==> flow/design.v <==
module register_param #(
    parameter BIT_LENGTH = 2048
) (
    input clk, rst,
    input load,
    input [BIT_LENGTH - 1 : 0] parIn,
    output reg [BIT_LENGTH - 1 : 0] parOut
);
    always@(posedge clk, posedge rst) begin
        if (rst == 1)
            parOut <= 0;
        else begin
            if (load == 1)
                parOut <= parIn;
        end
    end
endmodule
module adder #(
    parameter BIT_LENGTH = 32
) (
    input signed [BIT_LENGTH - 1 : 0] in1, in2,
    input mode,  
    output signed [BIT_LENGTH - 1 : 0] out
);
    assign out = (mode == 1) ? (in1 + in2) : (in1 - in2);
endmodule
module upCounterRE #(
    parameter BIT_LENGTH = 16
) (
    input clk, rst,
    input init_cnt, en_cnt,
    output reg [BIT_LENGTH - 1 : 0] count
);
    always @(posedge clk, posedge rst) begin
        if (rst == 1)
            count <= 0;
        else begin
            if (init_cnt == 1)
                count <= 0;
            else if (en_cnt == 1)
                count <= count + 1;
        end
    end
endmodule
module cordic_linear_DP #(
    parameter FLOAT_SIZE = 24,
    parameter INT_SIZE = 8
) (
    input clk, rst,
    input signed [INT_SIZE + FLOAT_SIZE - 1:0] x, y, z,
    input mode,
    input loadX, loadY, loadZ,loadMode,
    input sel_input, adder_mode,
    input init_cnt, en_cnt,
    output signed [INT_SIZE + FLOAT_SIZE - 1:0] x_out, y_out, z_out,
    output co, phi
);
    wire signed [INT_SIZE + FLOAT_SIZE - 1:0] y_in, z_in;
    wire signed [INT_SIZE + FLOAT_SIZE - 1:0] out_adder_y, out_adder_z;
    assign y_in = (sel_input == 1) ? y : out_adder_y; 
    assign z_in = (sel_input == 1) ? z : out_adder_z; 
    register_param #(.BIT_LENGTH(INT_SIZE + FLOAT_SIZE)) X_Reg(
        .clk(clk),
        .rst(rst),
        .load(loadX),
        .parIn(x),
        .parOut(x_out)
    );
    register_param #(.BIT_LENGTH(INT_SIZE + FLOAT_SIZE)) Y_Reg(
        .clk(clk),
        .rst(rst),
        .load(loadY),
        .parIn(y_in),
        .parOut(y_out)
    );
    register_param #(.BIT_LENGTH(INT_SIZE + FLOAT_SIZE)) Z_Reg(
        .clk(clk),
        .rst(rst),
        .load(loadZ),
        .parIn(z_in),
        .parOut(z_out)
    );
    wire mode_val;
    register_param #(.BIT_LENGTH(1)) M_Reg(
        .clk(clk),
        .rst(rst),
        .load(loadMode),
        .parIn(mode),
        .parOut(mode_val)
    );
    wire [$clog2(FLOAT_SIZE) : 0] iter;
    upCounterRE #(.BIT_LENGTH($clog2(FLOAT_SIZE) + 1)) Iter_Count(
        .clk(clk),
        .rst(rst),
        .init_cnt(init_cnt),
        .en_cnt(en_cnt),
        .count(iter)
    );
    assign co = (iter == (FLOAT_SIZE)) ? 1'b1 : 1'b0;
    wire signed [INT_SIZE + FLOAT_SIZE - 1:0] x_shift, one, one_shift;
    assign x_shift = x >>> iter;
    assign one = { {(INT_SIZE-1){1'b0}}, 1'b1, {(FLOAT_SIZE){1'b0}} }; 
    assign one_shift = one >>> iter;
    adder #(.BIT_LENGTH(INT_SIZE + FLOAT_SIZE)) Y_Adder(
        .in1(y_out),
        .in2(x_shift),
        .mode(adder_mode),
        .out(out_adder_y)
    );
    adder #(.BIT_LENGTH(INT_SIZE + FLOAT_SIZE)) Z_Adder(
        .in1(z_out),
        .in2(one_shift),
        .mode(~adder_mode),
        .out(out_adder_z)
    );
    wire phi_rotate, phi_vector; 
    assign phi_rotate = (z_out[INT_SIZE + FLOAT_SIZE - 1] == 1) ? 1'b0 : 1'b1;
    assign phi_vector = (y_out[INT_SIZE + FLOAT_SIZE - 1] == 1) ? 1'b1 : 1'b0;
    assign phi = (mode_val == 1) ? phi_vector : phi_rotate;
endmodule
module cordic_linear_CU (
    input clk, rst,
    input start,
    input co, phi,
    output reg loadX, loadY, loadZ,loadMode,
    output reg sel_input, adder_mode,
    output reg init_cnt, en_cnt,
    output reg done
);
    parameter [1:0] IDLE = 0, INIT = 1, CALC = 2, DONE = 3;
    reg [1:0] ps, ns;
    always @(ps, start, co) begin
        case (ps)
            IDLE: ns = (start == 1) ? INIT : IDLE;
            INIT: ns = (start == 1 ) ? INIT : CALC;
            CALC: ns = (co == 1) ? DONE : CALC;
            DONE: ns = IDLE;
            default: ns = IDLE;
        endcase
    end
    always @(ps, phi) begin
        loadX = 0;
        loadY = 0;
        loadZ = 0;
        loadMode = 0;
        sel_input = 0;
        adder_mode = 0;
        init_cnt = 0;
        en_cnt = 0;
        done = 0;
        case (ps)
            IDLE: ;
            INIT: begin
                init_cnt = 1;
                loadX = 1;
                loadY = 1;
                loadZ = 1;
                loadMode = 1;
                sel_input = 1;
            end
            CALC: begin
                adder_mode = phi;
                en_cnt = 1;
                sel_input = 0;
                loadY = 1;
                loadZ = 1;
            end 
            DONE: done = 1;
            default: ;
        endcase
    end
    always @(posedge clk or posedge rst) begin
        if (rst == 1)
            ps <= IDLE;
        else 
            ps <= ns;
    end
endmodule
module cordic_linear #(
    parameter FLOAT_SIZE = 24,
    parameter INT_SIZE = 8
) (
    input clk, rst,
    input start,
    input signed [INT_SIZE + FLOAT_SIZE - 1:0] x, y, z,
    input mode,
    output signed [INT_SIZE + FLOAT_SIZE - 1:0] x_out, y_out, z_out,
    output done
);
    wire loadX, loadY, loadZ, loadMode;
    wire sel_input, adder_mode;
    wire init_cnt, en_cnt;
    wire co, phi;
    cordic_linear_DP #(.FLOAT_SIZE(FLOAT_SIZE), .INT_SIZE(INT_SIZE)) DP (
        .clk(clk),
        .rst(rst),
        .x(x),
        .y(y),
        .z(z),
        .mode(mode),
        .loadX(loadX),
        .loadY(loadY),
        .loadZ(loadZ),
        .loadMode(loadMode),
        .sel_input(sel_input),
        .adder_mode(adder_mode),
        .init_cnt(init_cnt),
        .en_cnt(en_cnt),
        .x_out(x_out),
        .y_out(y_out),
        .z_out(z_out),
        .co(co),
        .phi(phi)
    );
    cordic_linear_CU CU (
        .clk(clk),
        .rst(rst),
        .start(start),
        .co(co),
        .phi(phi),
        .loadX(loadX),
        .loadY(loadY),
        .loadZ(loadZ),
        .loadMode(loadMode),
        .sel_input(sel_input),
        .adder_mode(adder_mode),
        .init_cnt(init_cnt),
        .en_cnt(en_cnt),
        .done(done)
    );
endmodule
module reciprocal_float_DP (
    input clk, rst,
    input [31:0] x,
    input loadE, loadM, loadS,
    input selE, start_cordic,
    output [31:0] out,
    output done_cordic, zero_flag
);
    wire [7:0] E_val, E_in;
    wire [7:0] out_sub, E_reg_in;
    assign E_in = x[30:23];
    register_param #(.BIT_LENGTH(8)) E_Reg(
        .clk(clk),
        .rst(rst),
        .load(loadE),
        .parIn(E_reg_in),
        .parOut(E_val)
    );
    wire [22:0] M_val, M_in;
    assign M_in = x[22:0];
    register_param #(.BIT_LENGTH(23)) M_Reg(
        .clk(clk),
        .rst(rst),
        .load(loadM),
        .parIn(M_in),
        .parOut(M_val)
    );
    wire S_val, S_in;
    assign S_in = x[31];
    register_param #(.BIT_LENGTH(1)) S_Reg(
        .clk(clk),
        .rst(rst),
        .load(loadS),
        .parIn(S_in),
        .parOut(S_val)
    );
    assign E_reg_in = (selE == 1) ? E_in : out_sub;
    wire frac_zero;
    assign frac_zero = ~(|M_val);
    wire cin;
    assign cin = (frac_zero == 1) ? 1'b1 : 1'b0;
    assign out_sub = $unsigned(8'd253) - $unsigned(E_val) + cin;
    localparam FLOAT_SIZE = 24;
    localparam INT_SIZE = 2;
    wire signed [INT_SIZE + FLOAT_SIZE - 1:0] x_in, z, y;
    assign y = { {(INT_SIZE-1){1'b0}}, 1'b1, {(FLOAT_SIZE){1'b0}} };  
    assign z = {(INT_SIZE + FLOAT_SIZE){1'b0}};  
    assign x_in = { 2'b01, M_val, 1'b0};
    wire mode;
    assign mode = 1'b1;  
    wire signed [INT_SIZE + FLOAT_SIZE - 1:0] x_out, y_out, z_out;
    cordic_linear #(.FLOAT_SIZE(FLOAT_SIZE), .INT_SIZE(INT_SIZE)) Cordic_core(
        .clk(clk),
        .rst(rst),
        .start(start_cordic),
        .x(x_in),
        .y(y),
        .z(z),
        .mode(mode),
        .x_out(x_out),
        .y_out(y_out),
        .z_out(z_out),
        .done(done_cordic)
    );
    assign out = {S_val, E_val, z_out[22:0] };
    wire exp_zero;
    assign exp_zero = ~(|E_val);
    assign zero_flag = exp_zero && frac_zero;
endmodule
module reciprocal_float_CU (
    input clk, rst,
    input start,
    input done_cordic, zero_input,
    output reg loadE, loadM, loadS,
    output reg selE, start_cordic,
    output reg done, zero_flag
);
    parameter [2:0] IDLE = 0, INIT = 1, EXP = 2, CALC = 3, ZERO = 4;
    reg [2:0] ps, ns;
    always @(ps, start, zero_input, done_cordic) begin
        case (ps)
            IDLE: ns = (start == 1) ? INIT : IDLE;
            INIT: ns = (start == 1) ? INIT : EXP;
            EXP: ns = (zero_input == 1) ? ZERO : CALC;
            CALC: ns = (done_cordic == 1) ? IDLE : CALC;
            ZERO: ns = IDLE; 
            default: ns = IDLE;
        endcase
    end
    always @(ps, done_cordic, zero_input) begin
        loadE = 0;
        loadM = 0;
        loadS = 0;
        selE = 0;
        start_cordic = 0;
        done = 0;
        zero_flag = 0;
        case (ps)
            IDLE: ;
            INIT: begin
                selE = 1;
                loadE = 1;
                loadM = 1;
                loadS = 1;
            end 
            EXP: begin
                loadE = 1;
                start_cordic = ~zero_input;  
            end
            CALC: done = done_cordic;
            ZERO: begin
                done = 1;
                zero_flag = 1;
            end
            default: ;
        endcase
    end
    always @(posedge clk or posedge rst) begin
        if (rst == 1)
            ps <= IDLE;
        else 
            ps <= ns;
    end
endmodule
module reciprocal_float(
    input clk, rst,
    input start,
    input [31:0] x,
    output [31:0] out,
    output done, zero_flag
);
    wire loadE, loadM, loadS;
    wire selE, start_cordic;
    wire done_cordic, zero_input;
    reciprocal_float_DP DP (
        .clk(clk),
        .rst(rst),
        .x(x),
        .loadE(loadE),
        .loadM(loadM),
        .loadS(loadS),
        .selE(selE),
        .start_cordic(start_cordic),
        .out(out),
        .done_cordic(done_cordic),
        .zero_flag(zero_input)
    );
    reciprocal_float_CU CU (
        .clk(clk),
        .rst(rst),
        .start(start),
        .done_cordic(done_cordic),
        .zero_input(zero_input),
        .loadE(loadE),
        .loadM(loadM),
        .loadS(loadS),
        .selE(selE),
        .start_cordic(start_cordic),
        .done(done),
        .zero_flag(zero_flag)
    );
endmodule
Ticket comment

## Reports on reciprocal_float

Each step is given for the RTL above and for the edited RTL.
Lines under "unedited" count in the file above, lines under "edited" in the edited file.
"difference" is "edited" less "unedited", of the values as shown; "rel. change" is that difference over "unedited", in percent.
Cell names lack the library's common part.
A cell with - has no value.

- Top module: reciprocal_float
- Clock port: clk
- Standard-cell library: sky130hd
- Timing corner: tt_025C_1v80

## The edit

The edit as a unified diff against the file above.
A script made this edit; it was not meant as an optimisation.

```diff
@@ -101,5 +101,5 @@
     assign x_shift = x >>> iter;
     assign one = { {(INT_SIZE-1){1'b0}}, 1'b1, {(FLOAT_SIZE){1'b0}} }; 
-    assign one_shift = one >>> iter;
+    assign one_shift = one >> iter;
     adder #(.BIT_LENGTH(INT_SIZE + FLOAT_SIZE)) Y_Adder(
         .in1(y_out),
```

## Word-level counts

Source: Yosys, flattened and elaborated, memories not mapped. Widths are those after wreduce. Registers that Yosys merges into a memory's read port (data or address) are not register bits. Print and check cells do not count. Equal cells are merged and count once.

Word-level totals:

| element | unedited | edited | difference | rel. change (%) |
|---|---|---|---|---|
| output and inout bits | 34 | 34 | 0 | 0.00 |
| cells after elaboration | 72 | 72 | 0 | 0.00 |
| register bits | 96 | 96 | 0 | 0.00 |

Operators by class:

| element | unedited | edited | difference | rel. change (%) |
|---|---|---|---|---|
| add/sub/neg operators | 7 | 7 | 0 | 0.00 |
| bitwise logic cells | 3 | 3 | 0 | 0.00 |
| shift-type cells | 2 | 2 | 0 | 0.00 |
| multiplexer cells | 31 | 31 | 0 | 0.00 |
| equal/unequal tests | 8 | 8 | 0 | 0.00 |
| reduce/logical cells | 12 | 12 | 0 | 0.00 |

Operators with widths:

| operator | unedited | edited | difference | rel. change (%) |
|---|---|---|---|---|
| >>> shifter 26 x 6 -> 26 bit (first input constant) | 1 | 0 | -1 | -100.00 |
| >> shifter 26 x 6 -> 26 bit (first input constant) | 0 | 1 | +1 | - |
| 2-to-1 mux 1 bit | 12 | 12 | 0 | 0.00 |
| parallel mux 1 bit (select 2 bit) | 6 | 6 | 0 | 0.00 |
| 2-to-1 mux 26 bit | 4 | 4 | 0 | 0.00 |
| 2-to-1 mux 2 bit | 3 | 3 | 0 | 0.00 |
| inverter 1 bit | 3 | 3 | 0 | 0.00 |
| OR reduction 2 bit | 3 | 3 | 0 | 0.00 |
| OR reduction 3 bit | 3 | 3 | 0 | 0.00 |
| adder 26 bit | 2 | 2 | 0 | 0.00 |
| equality test 2 bit (second input constant) | 2 | 2 | 0 | 0.00 |
| equality test 3 x 2 -> 1 bit (second input constant) | 2 | 2 | 0 | 0.00 |
| 2-to-1 mux 6 bit | 2 | 2 | 0 | 0.00 |
| subtractor 26 bit | 2 | 2 | 0 | 0.00 |
| adder 6 x 1 -> 6 bit (second input constant) | 1 | 1 | 0 | 0.00 |
| adder 8 x 1 -> 8 bit | 1 | 1 | 0 | 0.00 |
| equality test 2 x 1 -> 1 bit (second input constant) | 1 | 1 | 0 | 0.00 |
| equality test 3 x 1 -> 1 bit (second input constant) | 1 | 1 | 0 | 0.00 |
| equality test 3 bit (second input constant) | 1 | 1 | 0 | 0.00 |
| equality test 6 x 5 -> 1 bit (second input constant) | 1 | 1 | 0 | 0.00 |
| logical AND 1 bit | 1 | 1 | 0 | 0.00 |
| zero test 2 bit | 1 | 1 | 0 | 0.00 |
| zero test 3 bit | 1 | 1 | 0 | 0.00 |
| 2-to-1 mux 3 bit | 1 | 1 | 0 | 0.00 |
| 2-to-1 mux 8 bit | 1 | 1 | 0 | 0.00 |
| parallel mux 2 bit (select 4 bit) | 1 | 1 | 0 | 0.00 |
| parallel mux 3 bit (select 4 bit) | 1 | 1 | 0 | 0.00 |
| nonzero test 2 bit | 1 | 1 | 0 | 0.00 |

The list need not be complete.

## Logic depth

Yosys ltp: most cells in a row. Word level: on the elaborated netlist, between registers, memories and ports. Mapped: between sequential cells and ports; inverters and the memories' decode and read muxes count.

Depth:

| element | unedited | edited | difference | rel. change (%) |
|---|---|---|---|---|
| depth in word-level cells | 7 | 7 | 0 | 0.00 |
| ABC_AREA | 0 | 0 | - | - |
| depth in mapped cells | 26 | 27 | +1 | +3.85 |
| depth with buffers taken out | 23 | 22 | -1 | -4.35 |

## Mapped cells and area

Source: synth_stat.txt of the flow (Yosys; design flattened, memories mapped). It holds for the ABC_AREA given above (unset counts as 0); a run with the other value may have another netlist.

Mapped netlist:

| element | unedited | edited | difference | rel. change (%) |
|---|---|---|---|---|
| chip area (Yosys) (µm²) | 9162.5 | 9218.8 | +56.3 | +0.61 |
| mapped cells | 1067 | 1086 | +19 | +1.78 |
| flip-flop cells | 100 | 100 | 0 | 0.00 |
| buffer cells | 82 | 82 | 0 | 0.00 |
| area of sequential cells (µm²) | 2504.9 | 2504.9 | 0.0 | 0.00 |

Cells by type:

| type | unedited | edited | difference | rel. change (%) |
|---|---|---|---|---|
| mux2i_1 | 10 | 23 | +13 | +130.00 |
| mux2_2 | 41 | 31 | -10 | -24.39 |
| xnor2_1 | 40 | 30 | -10 | -25.00 |
| o21ai_0 | 101 | 93 | -8 | -7.92 |
| inv_1 | 29 | 37 | +8 | +27.59 |
| a22o_1 | 10 | 3 | -7 | -70.00 |
| buf_2 | 2 | 9 | +7 | +350.00 |
| clkbuf_1 | 46 | 40 | -6 | -13.04 |
| o22ai_1 | 7 | 13 | +6 | +85.71 |
| xor2_1 | 30 | 35 | +5 | +16.67 |
| a21o_1 | 20 | 25 | +5 | +25.00 |
| nor3_1 | 19 | 24 | +5 | +26.32 |
| a222oi_1 | 5 | 0 | -5 | -100.00 |
| nor3b_1 | 5 | 0 | -5 | -100.00 |
| or2_2 | 2 | 7 | +5 | +250.00 |
| o21ai_1 | 0 | 5 | +5 | - |
| o31ai_1 | 12 | 16 | +4 | +33.33 |
| nand2b_1 | 8 | 12 | +4 | +50.00 |

The list need not be complete.
By module: a second synthesis without flattening, with its own total; a netlist apart from the flattened one above.

Second synthesis, totals:

| element | unedited | edited | difference | rel. change (%) |
|---|---|---|---|---|
| cells (unflattened synthesis) | 1162 | 1166 | +4 | +0.34 |
| area (unflattened synthesis) (µm²) | 11626.2 | 11448.5 | -177.7 | -1.53 |

Rows give one instance, submodules left out.

Modules, unedited:

| module | area (µm²) | cells | times used |
|---|---|---|---|
| adder (BIT_LENGTH=26) | 1885.6 | 263 | 2 |
| register_param (BIT_LENGTH=26) | 1073.5 | 56 | 3 |
| cordic_linear_DP | 2348.5 | 278 | 1 |
| register_param (BIT_LENGTH=23) | 860.8 | 49 | 1 |
| register_param (BIT_LENGTH=8) | 335.3 | 18 | 1 |
| reciprocal_float_DP | 315.3 | 51 | 1 |
| upCounterRE (BIT_LENGTH=6) | 277.8 | 27 | 1 |
| reciprocal_float_CU | 210.2 | 19 | 1 |
| cordic_linear_CU | 198.9 | 20 | 1 |
| register_param (BIT_LENGTH=1) | 43.8 | 3 | 2 |
| cordic_linear | 0.0 | 0 | 1 |
| reciprocal_float | 0.0 | 0 | 1 |

Modules, edited:

| module | area (µm²) | cells | times used |
|---|---|---|---|
| adder (BIT_LENGTH=26) | 1796.7 | 265 | 2 |
| register_param (BIT_LENGTH=26) | 1073.5 | 56 | 3 |
| cordic_linear_DP | 2348.5 | 278 | 1 |
| register_param (BIT_LENGTH=23) | 860.8 | 49 | 1 |
| register_param (BIT_LENGTH=8) | 335.3 | 18 | 1 |
| reciprocal_float_DP | 315.3 | 51 | 1 |
| upCounterRE (BIT_LENGTH=6) | 277.8 | 27 | 1 |
| reciprocal_float_CU | 210.2 | 19 | 1 |
| cordic_linear_CU | 198.9 | 20 | 1 |
| register_param (BIT_LENGTH=1) | 43.8 | 3 | 2 |
| cordic_linear | 0.0 | 0 | 1 |
| reciprocal_float | 0.0 | 0 | 1 |

## Timing after synthesis

Source: OpenSTA report_checks on the synthesized netlist (no wires, ideal clock, input and output delay 20% of the period each), path of least setup slack; recovery checks are left aside. Register names are those of the netlist, which keeps one name where synthesis merged equal registers.

Path post-synthesis:

| element | unedited | edited | difference | rel. change (%) |
|---|---|---|---|---|
| path kind | register -> register | register -> register | - | - |
| start point | register DP.Cordic_core.DP.Iter_Count.count[0] | register DP.Cordic_core.DP.Iter_Count.count[1] | - | - |
| end point | register DP.Cordic_core.DP.Y_Reg.parOut[25] | register DP.Cordic_core.DP.Y_Reg.parOut[25] | - | - |
| stages on the path | 24 | 28 | +4 | +16.67 |
| library setup time (ns) | 0.135 | 0.126 | -0.009 | - |
| path buffers | 2 | 5 | +3 | +150.00 |
| path delay (ns) | 5.343 | 5.290 | -0.053 | -0.99 |
| path slack (ns) | 5.657 | 5.710 | +0.053 | - |
| period (ns) | 11.0 | 11.0 | 0.0 | 0.00 |
| arrival time (ns) | 5.208 | 5.164 | -0.044 | -0.84 |
| period reached after synthesis (ns) | 5.343 | 5.29 | -0.053 | -0.99 |

"path delay" = arrival - input delay + setup time.
"stages on the path" counts driving pins, that of a launching flip-flop among them; a cell with two outputs on the path counts twice.
"period reached after synthesis" = period - worst setup slack (recovery checks aside). The figure is calculated, with input and output delays left at 20% of the set period.
Between the ends stands the longest chain of elaborated cells between them, by number of cells; it is not shown to be the way that was timed. Of several equally long chains one is given.
Each line given opens the expression or statement behind the cell; cells for indexed reads and writes are added by Yosys, which also makes memories of some case tables.
A register here has more assigning lines than the two given.

On the way, post-synthesis, unedited:
- Cell sequence: dfrtp_1 buf_6 buf_2 inv_1 ha_1 and3b_1 a31oi_1 a211o_1 o211a_1 ha_1 nand2_1 or4_1 o41ai_1 xnor2_1 ha_1 a21o_1 a22o_1 o41ai_1 o21ai_0 a21oi_1 o31ai_1 and4_1 a2111oi_2 nand3_1
- Length of the longest elaborated chain: 4

Ends and longest elaborated chain, post-synthesis, unedited:

| element | RTL line | RTL |
|---|---|---|
| start, declared | 32 | `output reg [BIT_LENGTH - 1 : 0] count` |
| start, assigned | 36 | `count <= 0;` |
| start, assigned | 41 | `count <= count + 1;` |
| >>> shifter 26 x 6 -> 26 bit | 101 | `assign x_shift = x >>> iter;` |
| subtractor 26 bit | 25 | `assign out = (mode == 1) ? (in1 + in2) : (in1 - in2);` |
| 2-to-1 mux 26 bit | 25 |  |
| 2-to-1 mux 26 bit | 60 | `assign y_in = (sel_input == 1) ? y : out_adder_y;` |
| end, assigned | 11 | `parOut <= 0;` |
| end, assigned | 14 | `parOut <= parIn;` |
| end, declared | 7 | `output reg [BIT_LENGTH - 1 : 0] parOut` |

On the way, post-synthesis, edited:
- Cell sequence: dfrtp_1 buf_2 buf_6 buf_6 buf_6 inv_1 ha_1 nand2b_1 clkbuf_1 nand2_1 o2111ai_1 o211a_2 ha_1 nand2_1 or4_4 nand2b_4 o21a_1 a21oi_1 o32ai_1 ha_1 a2111oi_0 o21ai_0 o21a_1 a311oi_1 o41ai_1 xor2_1 nor2_1 a221o_1
- Length of the longest elaborated chain: 4

Ends and longest elaborated chain, post-synthesis, edited:

| element | RTL line | RTL |
|---|---|---|
| start, declared | 32 | `output reg [BIT_LENGTH - 1 : 0] count` |
| start, assigned | 36 | `count <= 0;` |
| start, assigned | 41 | `count <= count + 1;` |
| >>> shifter 26 x 6 -> 26 bit | 101 | `assign x_shift = x >>> iter;` |
| subtractor 26 bit | 25 | `assign out = (mode == 1) ? (in1 + in2) : (in1 - in2);` |
| 2-to-1 mux 26 bit | 25 |  |
| 2-to-1 mux 26 bit | 60 | `assign y_in = (sel_input == 1) ? y : out_adder_y;` |
| end, assigned | 11 | `parOut <= 0;` |
| end, assigned | 14 | `parOut <= parIn;` |
| end, declared | 7 | `output reg [BIT_LENGTH - 1 : 0] parOut` |

## Path in the finished layout

From the final timing report of the runs of pair 1: the path of least setup slack in the routed layout; clock arrival at registers is part of the times.

Path post-layout:

| element | unedited | edited | difference | rel. change (%) |
|---|---|---|---|---|
| path kind | register -> register | register -> register | - | - |
| start point | register DP.Cordic_core.DP.Iter_Count.count[1] | register DP.Cordic_core.DP.Iter_Count.count[0] | - | - |
| end point | register DP.Cordic_core.DP.Y_Reg.parOut[25] | register DP.Cordic_core.DP.Y_Reg.parOut[25] | - | - |
| stages on the path | 19 | 21 | +2 | +10.53 |
| library setup time (ns) | 0.12 | 0.11 | -0.01 | - |
| arrival time (ns) | 6.14 | 6.08 | -0.06 | -0.98 |
| path slack (ns) | 0.57 | 0.64 | +0.07 | - |
| period (ns) | 6.48 | 6.48 | 0.00 | 0.00 |
| path buffers | 1 | 1 | 0 | 0.00 |

Between the ends stands the longest chain of elaborated cells between them, by number of cells; it is not shown to be the way that was timed. Of several equally long chains one is given.
A register here has more assigning lines than the two given.

On the way, post-layout, unedited:
- Cell sequence: dfrtp_2 buf_4 mux4_2 mux2_2 a222oi_1 nand4_1 or4_1 o41ai_2 xnor2_1 ha_1 a21o_1 a22o_1 o41ai_1 o21ai_0 a21oi_1 o31ai_1 and4_1 a2111oi_2 nand3_1
- Length of the longest elaborated chain: 4

Ends and longest elaborated chain, post-layout, unedited:

| element | RTL line | RTL |
|---|---|---|
| start, declared | 32 | `output reg [BIT_LENGTH - 1 : 0] count` |
| start, assigned | 36 | `count <= 0;` |
| start, assigned | 41 | `count <= count + 1;` |
| >>> shifter 26 x 6 -> 26 bit | 101 | `assign x_shift = x >>> iter;` |
| subtractor 26 bit | 25 | `assign out = (mode == 1) ? (in1 + in2) : (in1 - in2);` |
| 2-to-1 mux 26 bit | 25 |  |
| 2-to-1 mux 26 bit | 60 | `assign y_in = (sel_input == 1) ? y : out_adder_y;` |
| end, assigned | 11 | `parOut <= 0;` |
| end, assigned | 14 | `parOut <= parIn;` |
| end, declared | 7 | `output reg [BIT_LENGTH - 1 : 0] parOut` |

On the way, post-layout, edited:
- Cell sequence: dfrtp_2 buf_4 mux4_2 mux2i_1 nor2_1 a211oi_1 nand3_1 or4_4 nand2b_4 o21a_1 a21oi_1 o32ai_1 ha_1 a2111oi_0 o21ai_0 o21a_1 a311oi_1 o41ai_1 xor2_1 nor2_1 a221o_1
- Length of the longest elaborated chain: 4

Ends and longest elaborated chain, post-layout, edited:

| element | RTL line | RTL |
|---|---|---|
| start, declared | 32 | `output reg [BIT_LENGTH - 1 : 0] count` |
| start, assigned | 36 | `count <= 0;` |
| start, assigned | 41 | `count <= count + 1;` |
| >>> shifter 26 x 6 -> 26 bit | 101 | `assign x_shift = x >>> iter;` |
| subtractor 26 bit | 25 | `assign out = (mode == 1) ? (in1 + in2) : (in1 - in2);` |
| 2-to-1 mux 26 bit | 25 |  |
| 2-to-1 mux 26 bit | 60 | `assign y_in = (sel_input == 1) ? y : out_adder_y;` |
| end, assigned | 11 | `parOut <= 0;` |
| end, assigned | 14 | `parOut <= parIn;` |
| end, declared | 7 | `output reg [BIT_LENGTH - 1 : 0] parOut` |

## Flow runs

Runs of the flow (Yosys, OpenROAD) on both versions; the two runs of a pair have the same settings. The constraints put input and output delay at 20% of the set period each and load the outputs with 0.01 pF.

Flow settings, pair 1:
- CORE_UTILIZATION: 40
- period_ns: 6.48
- CAP_MARGIN: 20
- CORE_MARGIN: 2
- SLEW_MARGIN: 20

Measured results, pair 1:

| element | unedited | edited | difference | rel. change (%) |
|---|---|---|---|---|
| die size (µm²) | 24133.6 | 24276.8 | +143.2 | +0.59 |
| smallest hold slack (ns) | 0.480 | 0.481 | +0.001 | - |
| post-synthesis cell area (µm²) | 9162.5 | 9218.8 | +56.3 | +0.61 |
| power consumption (µW) | 1588 | 1621 | +33 | +2.08 |
| reached clock period (ns) | 5.910 | 5.840 | -0.070 | -1.18 |
| setup TNS (ns) | 0.000 | 0.000 | 0.000 | - |
| utilization of the finished layout (%) | 45.4 | 45.4 | 0.0 | - |
| standard-cell area after routing (µm²) | 10241.1 | 10284.9 | +43.8 | +0.43 |
| lowest setup slack (ns) | 0.570 | 0.640 | +0.070 | - |

Flow settings, pair 2:
- CORE_ASPECT_RATIO: 0.73
- CORE_UTILIZATION: 19
- MAX_ROUTING_LAYER: met5
- PLACE_DENSITY: 0.65
- SETUP_SLACK_MARGIN: 3.11
- TNS_END_PERCENT: 35
- period_ns: 11.4
- CAP_MARGIN: 20
- CORE_MARGIN: 2
- SLEW_MARGIN: 20

Measured results, pair 2:

| element | unedited | edited | difference | rel. change (%) |
|---|---|---|---|---|
| die size (µm²) | 50018.0 | 50319.9 | +301.9 | +0.60 |
| smallest hold slack (ns) | 0.482 | 0.485 | +0.003 | - |
| post-synthesis cell area (µm²) | 9162.5 | 9218.8 | +56.3 | +0.61 |
| power consumption (µW) | 909.9 | 939.8 | +29.9 | +3.29 |
| reached clock period (ns) | 6.217 | 6.081 | -0.136 | -2.19 |
| setup TNS (ns) | 0.000 | 0.000 | 0.000 | - |
| utilization of the finished layout (%) | 22.3 | 22.4 | +0.1 | - |
| standard-cell area after routing (µm²) | 10603.9 | 10657.7 | +53.8 | +0.51 |
| lowest setup slack (ns) | 5.183 | 5.319 | +0.136 | - |

"reached clock period" is the run's clock period less its worst setup slack. It is reckoned from that one timing run; input and output delays stay at 20% of the period that was set.
"power consumption": no workload was simulated; the value follows from the tool's default switching activity.
